==> flow/design.v <==
module aoc_solver_top #(
    parameter WIDTH    = 32,
    parameter HEIGHT   = 32,
    parameter LOG_SIZE = 10
) (
    input         clear,
    input         clock,
    input  [31:0] reg_wdata,
    input         reg_write_strobe,
    input  [3:0]  reg_addr,
    output [31:0] reg_rdata
);
    localparam LATENCY = WIDTH + 5;
    localparam CELLS   = WIDTH * HEIGHT;
    localparam [2:0] S_START    = 3'd0;
    localparam [2:0] S_LOAD     = 3'd1;
    localparam [2:0] S_PROCESS  = 3'd2;
    localparam [2:0] S_CHECK    = 3'd3;
    localparam [2:0] S_FINISHED = 3'd4;
    reg  [LOG_SIZE-1:0] ram_write_addr;
    wire ram_write_en = reg_write_strobe & (reg_addr == 4'd3);
    wire start        = reg_write_strobe & (reg_addr == 4'd0) & reg_wdata[0];
    always @(posedge clock)
        if (clear)
            ram_write_addr <= {LOG_SIZE{1'b0}};
        else if (reg_write_strobe & (reg_addr == 4'd2))
            ram_write_addr <= reg_wdata[LOG_SIZE-1:0];
    reg [2:0]          state;
    reg [LOG_SIZE-1:0] x_count, y_count, read_addr;
    reg [15:0]         total_removed;
    reg                has_changed;
    wire in_load      = (state == S_LOAD);
    wire in_process   = (state == S_PROCESS);
    wire enable_shift = in_load | in_process;
    reg mem [0:(1<<LOG_SIZE)-1];
    reg rd_q0, rd_q1, rd_q2;
    always @(posedge clock)
        if (clear) begin
            rd_q0 <= 1'b0;
            rd_q1 <= 1'b0;
            rd_q2 <= 1'b0;
        end else begin
            rd_q0 <= mem[read_addr];
            rd_q1 <= rd_q0;
            rd_q2 <= rd_q1;
        end
    wire row0 = rd_q2;
    reg [WIDTH-1:0] line1, line2;
    wire row1 = line1[WIDTH-1];
    wire row2 = line2[WIDTH-1];
    reg r0c1, r0c2, r1c1, r1c2, r2c1, r2c2;
    always @(posedge clock)
        if (clear) begin
            line1 <= {WIDTH{1'b0}};
            line2 <= {WIDTH{1'b0}};
            {r0c1, r0c2, r1c1, r1c2, r2c1, r2c2} <= 6'd0;
        end else if (enable_shift) begin
            line1 <= {line1[WIDTH-2:0], row0};
            line2 <= {line2[WIDTH-2:0], row1};
            r0c1 <= row0; r0c2 <= r0c1;
            r1c1 <= row1; r1c2 <= r1c1;
            r2c1 <= row2; r2c2 <= r2c1;
        end
    reg [LOG_SIZE-1:0] cur_x_pipe [0:LATENCY-2];
    reg [LOG_SIZE-1:0] cur_y_pipe [0:LATENCY-2];
    reg [LOG_SIZE-1:0] waddr_pipe [0:LATENCY-1];
    integer i;
    always @(posedge clock)
        if (clear) begin
            for (i = 0; i < LATENCY - 1; i = i + 1) begin
                cur_x_pipe[i] <= {LOG_SIZE{1'b0}};
                cur_y_pipe[i] <= {LOG_SIZE{1'b0}};
            end
            for (i = 0; i < LATENCY; i = i + 1)
                waddr_pipe[i] <= {LOG_SIZE{1'b0}};
        end else begin
            cur_x_pipe[0] <= x_count;
            cur_y_pipe[0] <= y_count;
            for (i = 1; i < LATENCY - 1; i = i + 1) begin
                cur_x_pipe[i] <= cur_x_pipe[i-1];
                cur_y_pipe[i] <= cur_y_pipe[i-1];
            end
            waddr_pipe[0] <= read_addr;
            for (i = 1; i < LATENCY; i = i + 1)
                waddr_pipe[i] <= waddr_pipe[i-1];
        end
    wire [LOG_SIZE-1:0] cur_x      = cur_x_pipe[LATENCY-2];
    wire [LOG_SIZE-1:0] cur_y      = cur_y_pipe[LATENCY-2];
    wire [LOG_SIZE-1:0] write_addr = waddr_pipe[LATENCY-1];
    wire is_left   = (cur_x == 0);
    wire is_right  = (cur_x == WIDTH - 1);
    wire is_top    = (cur_y == 0);
    wire is_bottom = (cur_y == HEIGHT - 1);
    wire n_ul = r2c2 & ~(is_top | is_left);
    wire n_u  = r2c1 & ~is_top;
    wire n_ur = row2 & ~(is_top | is_right);
    wire n_l  = r1c2 & ~is_left;
    wire n_r  = row1 & ~is_right;
    wire n_dl = r0c2 & ~(is_bottom | is_left);
    wire n_d  = r0c1 & ~is_bottom;
    wire n_dr = row0 & ~(is_bottom | is_right);
    wire [3:0] count_now = n_ul + n_u + n_ur + n_l + n_r + n_dl + n_d + n_dr;
    reg [3:0] neighbours_count;
    reg       center_delayed;
    always @(posedge clock)
        if (clear) begin
            neighbours_count <= 4'd0;
            center_delayed   <= 1'b0;
        end else if (enable_shift) begin
            neighbours_count <= count_now;
            center_delayed   <= r1c1;
        end
    wire remove    = in_process & center_delayed & (neighbours_count < 4'd4);
    wire advancing = in_load | (in_process & (read_addr < CELLS));
    wire                mem_we    = ram_write_en | remove;
    wire [LOG_SIZE-1:0] mem_waddr = remove ? write_addr : ram_write_addr;
    wire                mem_wdata = remove ? 1'b0 : reg_wdata[0];
    always @(posedge clock)
        if (mem_we)
            mem[mem_waddr] <= mem_wdata;
    always @(posedge clock)
        if (clear) begin
            state         <= S_START;
            x_count       <= {LOG_SIZE{1'b0}};
            y_count       <= {LOG_SIZE{1'b0}};
            read_addr     <= {LOG_SIZE{1'b0}};
            total_removed <= 16'd0;
            has_changed   <= 1'b0;
        end else begin
            if (advancing) begin
                read_addr <= read_addr + 1'b1;
                if (x_count == WIDTH - 1) begin
                    x_count <= {LOG_SIZE{1'b0}};
                    y_count <= y_count + 1'b1;
                end else
                    x_count <= x_count + 1'b1;
            end
            case (state)
                S_START:
                    if (start) begin
                        total_removed <= 16'd0;
                        read_addr     <= {LOG_SIZE{1'b0}};
                        x_count       <= {LOG_SIZE{1'b0}};
                        y_count       <= {LOG_SIZE{1'b0}};
                        has_changed   <= 1'b0;
                        state         <= S_LOAD;
                    end
                S_LOAD:
                    if (read_addr == LATENCY - 1)
                        state <= S_PROCESS;
                S_PROCESS: begin
                    if (remove) begin
                        has_changed   <= 1'b1;
                        total_removed <= total_removed + 16'd1;
                    end
                    if (write_addr == CELLS - 1)
                        state <= S_CHECK;
                end
                S_CHECK:
                    if (has_changed) begin
                        has_changed <= 1'b0;
                        read_addr   <= {LOG_SIZE{1'b0}};
                        x_count     <= {LOG_SIZE{1'b0}};
                        y_count     <= {LOG_SIZE{1'b0}};
                        state       <= S_LOAD;
                    end else
                        state <= S_FINISHED;
                default: ;
            endcase
        end
    wire done = (state == S_FINISHED);
    assign reg_rdata = (reg_addr == 4'd1) ? {total_removed, 15'd0, done} : 32'd0;
endmodule
; ---- From RTL to reports: aoc_solver_top
; The steps from the RTL of aoc_solver_top to its reports follow in flow order.
; Line numbers count from 1 in the design file above.
; Operators carry their Yosys type and port widths (W data, S select, Z words).
; Cell names lack the library's common part.
; Not given: n/a
[inputs]
design = aoc_solver_top
clk_port = clock
cell_library = sky130hd
pvt_corner = tt_025C_1v80

; ---- Word level
; Source: Yosys, flattened and elaborated. Widths are those after wreduce. Print and check cells do not count. Equal cells are merged and count once.
; Yosys's memory passes give these memory sizes; they may raise the number of words (mostly to a power of two), join words into wider ones and drop unused or constant bits.
[op_classes]
reduce_logical = 10
equal = 16
compare = 2
n_logic = 30
addsub = 11
n_mux = 31
[op_table]
columns = operator, n
row1 = $mux W10, 13
row2 = $pmux W10 S2, 3
row3 = $pmux W16 S2, 1
row4 = $mux W32, 1
row5 = $mux W16, 2
row6 = $add A10 B1 Y10 const B, 3
row7 = $eq A10 B5 Y1 const B, 3
row8 = $logic_not A10 Y1, 2
row9 = $add A16 B1 Y16 const B, 1
row10 = $add A4 B1 Y4, 4
row11 = $and A1 B1 Y1, 15
row12 = $pmux W3 S4, 1
row13 = $mux W3, 4
row14 = $lt A10 B11 Y1 const B, 1
row15 = $eq A10 B10 Y1 const B, 1
row16 = $eq A10 B6 Y1 const B, 1
row17 = $not A1 Y1, 8
row18 = $ne A2 B2 Y1 const B, 4
row19 = $eq A4 B2 Y1 const B, 2
row20 = $or A1 B1 Y1, 7
row21 = $eq A3 B2 Y1 const B, 2
row22 = $reduce_and A3 Y1, 2
row23 = $mux W1, 5
row24 = $add A3 B1 Y4, 1
row25 = $eq A4 B1 Y1 const B, 1
row26 = $lt A4 B3 Y1 const B, 1
row27 = $logic_not A4 Y1, 1
row28 = $reduce_and A4 Y1, 1
; Not listed: further kinds 9, cells in them 9.
[bits]
input_bits = 39
clocked_rd_ports_x_width = 1
mem_count = 1
register_bits = 1226
mem_bits_rw = 1024
out_inout_bits = 32
[memory_table]
columns = memory, words, word_bits, rd, write_ports, line
row1 = mem, 1024, 1, 1, 1, 35  ; reg mem [0:(1<<LOG_SIZE)-1];

; ---- Depth
; Longest topological path by Yosys (ltp), each cell counted once; first at word level (registers and memories cut), then after technology mapping (sequential cells cut; the memories' decode and read muxes count).
[logic_depth]
depth_word = 11
abc_area = 1
mapped_depth = 19

; ---- Mapped cells and area
; Yosys stat after the flow's synthesis: flattened, memories mapped to cells. It holds for the ABC_AREA given above (unset counts as 0); a run with the other value may have another netlist.
[mapped]
mapped_area_um2 = 82699.3
cell_count = 9032
buf_cells = 583
ffs = 2247
[types]
columns = type, n, type_area_um2
row1 = edfxtp_1, 1024, 3.07E+04
row2 = dfxtp_1, 1223, 2.45E+04
row3 = nor2_1, 2877, 1.08E+04
row4 = inv_1, 1251, 4.7E+03
row5 = nand2_1, 963, 3.61E+03
row6 = nand3_1, 477, 2387.29
row7 = o21ai_0, 367, 1.84E+03
row8 = clkbuf_1, 392, 1.47E+03
row9 = a21oi_1, 107, 535.514
row10 = buf_2, 106, 530.509
row11 = buf_1, 55, 206.448
row12 = nor3_1, 37, 185.178
row13 = buf_4, 23, 172.666
row14 = o211ai_1, 13, 97.594
row15 = ha_1, 7, 87.584
row16 = buf_6, 7, 78.826
row17 = nor4_1, 12, 75.072
row18 = xor2_1, 7, 61.309
; Other cell types: 27; their cells: 84.

; ---- Worst setup path after synthesis
; Source: OpenSTA report_checks on the synthesized netlist (no wires, ideal clock, input and output delay 20% of the period each), path of least setup slack; recovery checks are left aside. Register names are those of the netlist, which keeps one name where synthesis merged equal registers.
[synth_path]
path_kind = register to register
start = register state
end = memory mem[0]
path_buffers = 2
tclk_ns = 5.0
arrival_time_ns = 24.326
t_first_pin_ns = 0.000
slack_ns = -24.280
setup_time_ns = 4.954
delay_ns = 29.280
path_stages = 6
period_less_setup_slack_ns = 29.28
; "delay_ns" is the arrival time less input delay plus setup time.
; "path_stages": output pins that drive a net of the path, with the launching flip-flop's if there is one; two outputs of one cell count as two.
; "period_less_setup_slack_ns" = period - worst setup slack (recovery checks aside). The figure is calculated, with input and output delays left at 20% of the set period.
; An end named without its bit number is one bit of that signal or, where synthesis recoded a state register, one of its new flip-flops.
; At most two assigning lines are given for a register; there are more.
[synth_via]
path_cell_list = dfxtp_1 -> buf_4 -> nand3_4 -> buf_2 -> inv_1 -> nor2_1
[synth_lines]
columns = element, line
row1 = "start, declared", 28  ; reg [2:0]          state;
row2 = "start, assigned", 123  ; state         <= S_START;
row3 = "start, assigned", 146  ; state         <= S_LOAD;
row4 = "end, declared", 35  ; reg mem [0:(1<<LOG_SIZE)-1];
; Chain of elaborated cells between the ends: none given.

; ---- Worst path after layout
; From the final timing report of stored run 2: the path of least setup slack in the routed layout; clock arrival at registers is part of the times.
[layout_path]
path_kind = input to output
start = input reg_addr[3]
end = output reg_rdata[31]
out_delay_ns = 0.99
slack_ns = 1.25
arrival_time_ns = 2.70
t_first_pin_ns = 0.99
tclk_ns = 4.93
path_buffers = 2
path_stages = 5
; Between the ends stands the longest chain of elaborated cells between them, by number of cells; it is not shown to be the way that was timed. Of several equally long chains one is given.
; Each line given opens the expression or statement behind the cell; cells for indexed reads and writes are added by Yosys, which also makes memories of some case tables.
[layout_via]
path_cell_list = clkdlybuf4s50_1 -> nor2_1 -> nand2_1 -> nor2_1 -> clkdlybuf4s50_1
elab_chain_len = 2
cells_between = 2
lines_between = 1
[layout_lines]
columns = element, line
row1 = "start, declared", 10  ; input  [3:0]  reg_addr,
row2 = $eq A4 B1 Y1, 172  ; assign reg_rdata = (reg_addr == 4'd1) ? {total_removed, 15'd0, done} : 32'd0;
row3 = $mux W32, 172
row4 = "end, declared", 11  ; output [31:0] reg_rdata

; Flow measurements of aoc_solver_top on sky130hd: 3 stored runs with different settings, listed in no order. Input and output delays are each 20% of the period that was set; the output load is 0.01 pF.
; By "achievedPeriod_ns" is meant the clock period of the run minus its worst setup slack. This is arithmetic on one report: input and output delays are still those of the set period (20% each).
; "worst_path_ns": the worst setup path's part of the clock period (all of it between registers, 20% less for each end at a port) less its slack. A launch clock that arrives late makes it longer, a capture clock that arrives late makes it shorter.
; By "fin_power_w" is meant OpenSTA's value without simulated activity: inputs other than the clock are taken to toggle once in ten clock periods, and the tool carries that through the logic.

[stored run 1: settings]
ABC_AREA = 1
CELL_PAD_IN_SITES_DETAIL_PLACEMENT = 2
CELL_PAD_IN_SITES_GLOBAL_PLACEMENT = 0
CORE_ASPECT_RATIO = 1.07
CORE_MARGIN = 6
CORE_UTILIZATION = 67
CTS_CLUSTER_SIZE = 11
GPL_ROUTABILITY_DRIVEN = 0
GPL_TIMING_DRIVEN = 0
HOLD_SLACK_MARGIN = 0.18
MAX_ROUTING_LAYER = met4
PLACE_DENSITY = 0.93
SLEW_MARGIN = 30
TNS_END_PERCENT = 45
period_ns = 6.75
CAP_MARGIN = 20
[stored run 1: results]
outcome = stopped before the end: placement reported a tool error

[stored run 2: settings]
ABC_AREA = 1
CELL_PAD_IN_SITES_GLOBAL_PLACEMENT = 0
CORE_ASPECT_RATIO = 1.53
CORE_MARGIN = 8
CORE_UTILIZATION = 43
CTS_CLUSTER_SIZE = 31
GPL_ROUTABILITY_DRIVEN = 0
HOLD_SLACK_MARGIN = 0.16
MAX_ROUTING_LAYER = met5
PLACE_DENSITY_LB_ADDON = 0.08
SETUP_SLACK_MARGIN = 1.11
SLEW_MARGIN = 30
TNS_END_PERCENT = 65
period_ns = 4.93
CAP_MARGIN = 20
[stored run 2: results]
holdWs_ns = 0.314
die_area_um2 = 206931.0
yosys.chip_area_um2 = 82699.3
setup_tns_ns = 0.000
worst_path_ns = 1.71
critical_path_kind = input to output
achievedPeriod_ns = 3.684
final_setup_ws_ns = 1.246
post_route_stdcell_area_um2 = 92502.5
finalUtil_pct = 48.2
fin_power_w = 0.036149

[stored run 3: settings]
CELL_PAD_IN_SITES_GLOBAL_PLACEMENT = 2
CORE_ASPECT_RATIO = 1.53
CORE_MARGIN = 8
CTS_CLUSTER_SIZE = 95
HOLD_SLACK_MARGIN = 0.16
TNS_END_PERCENT = 65
period_ns = 5.0
CAP_MARGIN = 20
CORE_UTILIZATION = 40
SLEW_MARGIN = 20
[stored run 3: results]
holdWs_ns = 0.421
die_area_um2 = 212997.0
yosys.chip_area_um2 = 79269.8
setup_tns_ns = 0.000
worst_path_ns = 4.08
critical_path_kind = register to register
achievedPeriod_ns = 4.081
final_setup_ws_ns = 0.919
post_route_stdcell_area_um2 = 90141.5
finalUtil_pct = 45.7
fin_power_w = 0.036248
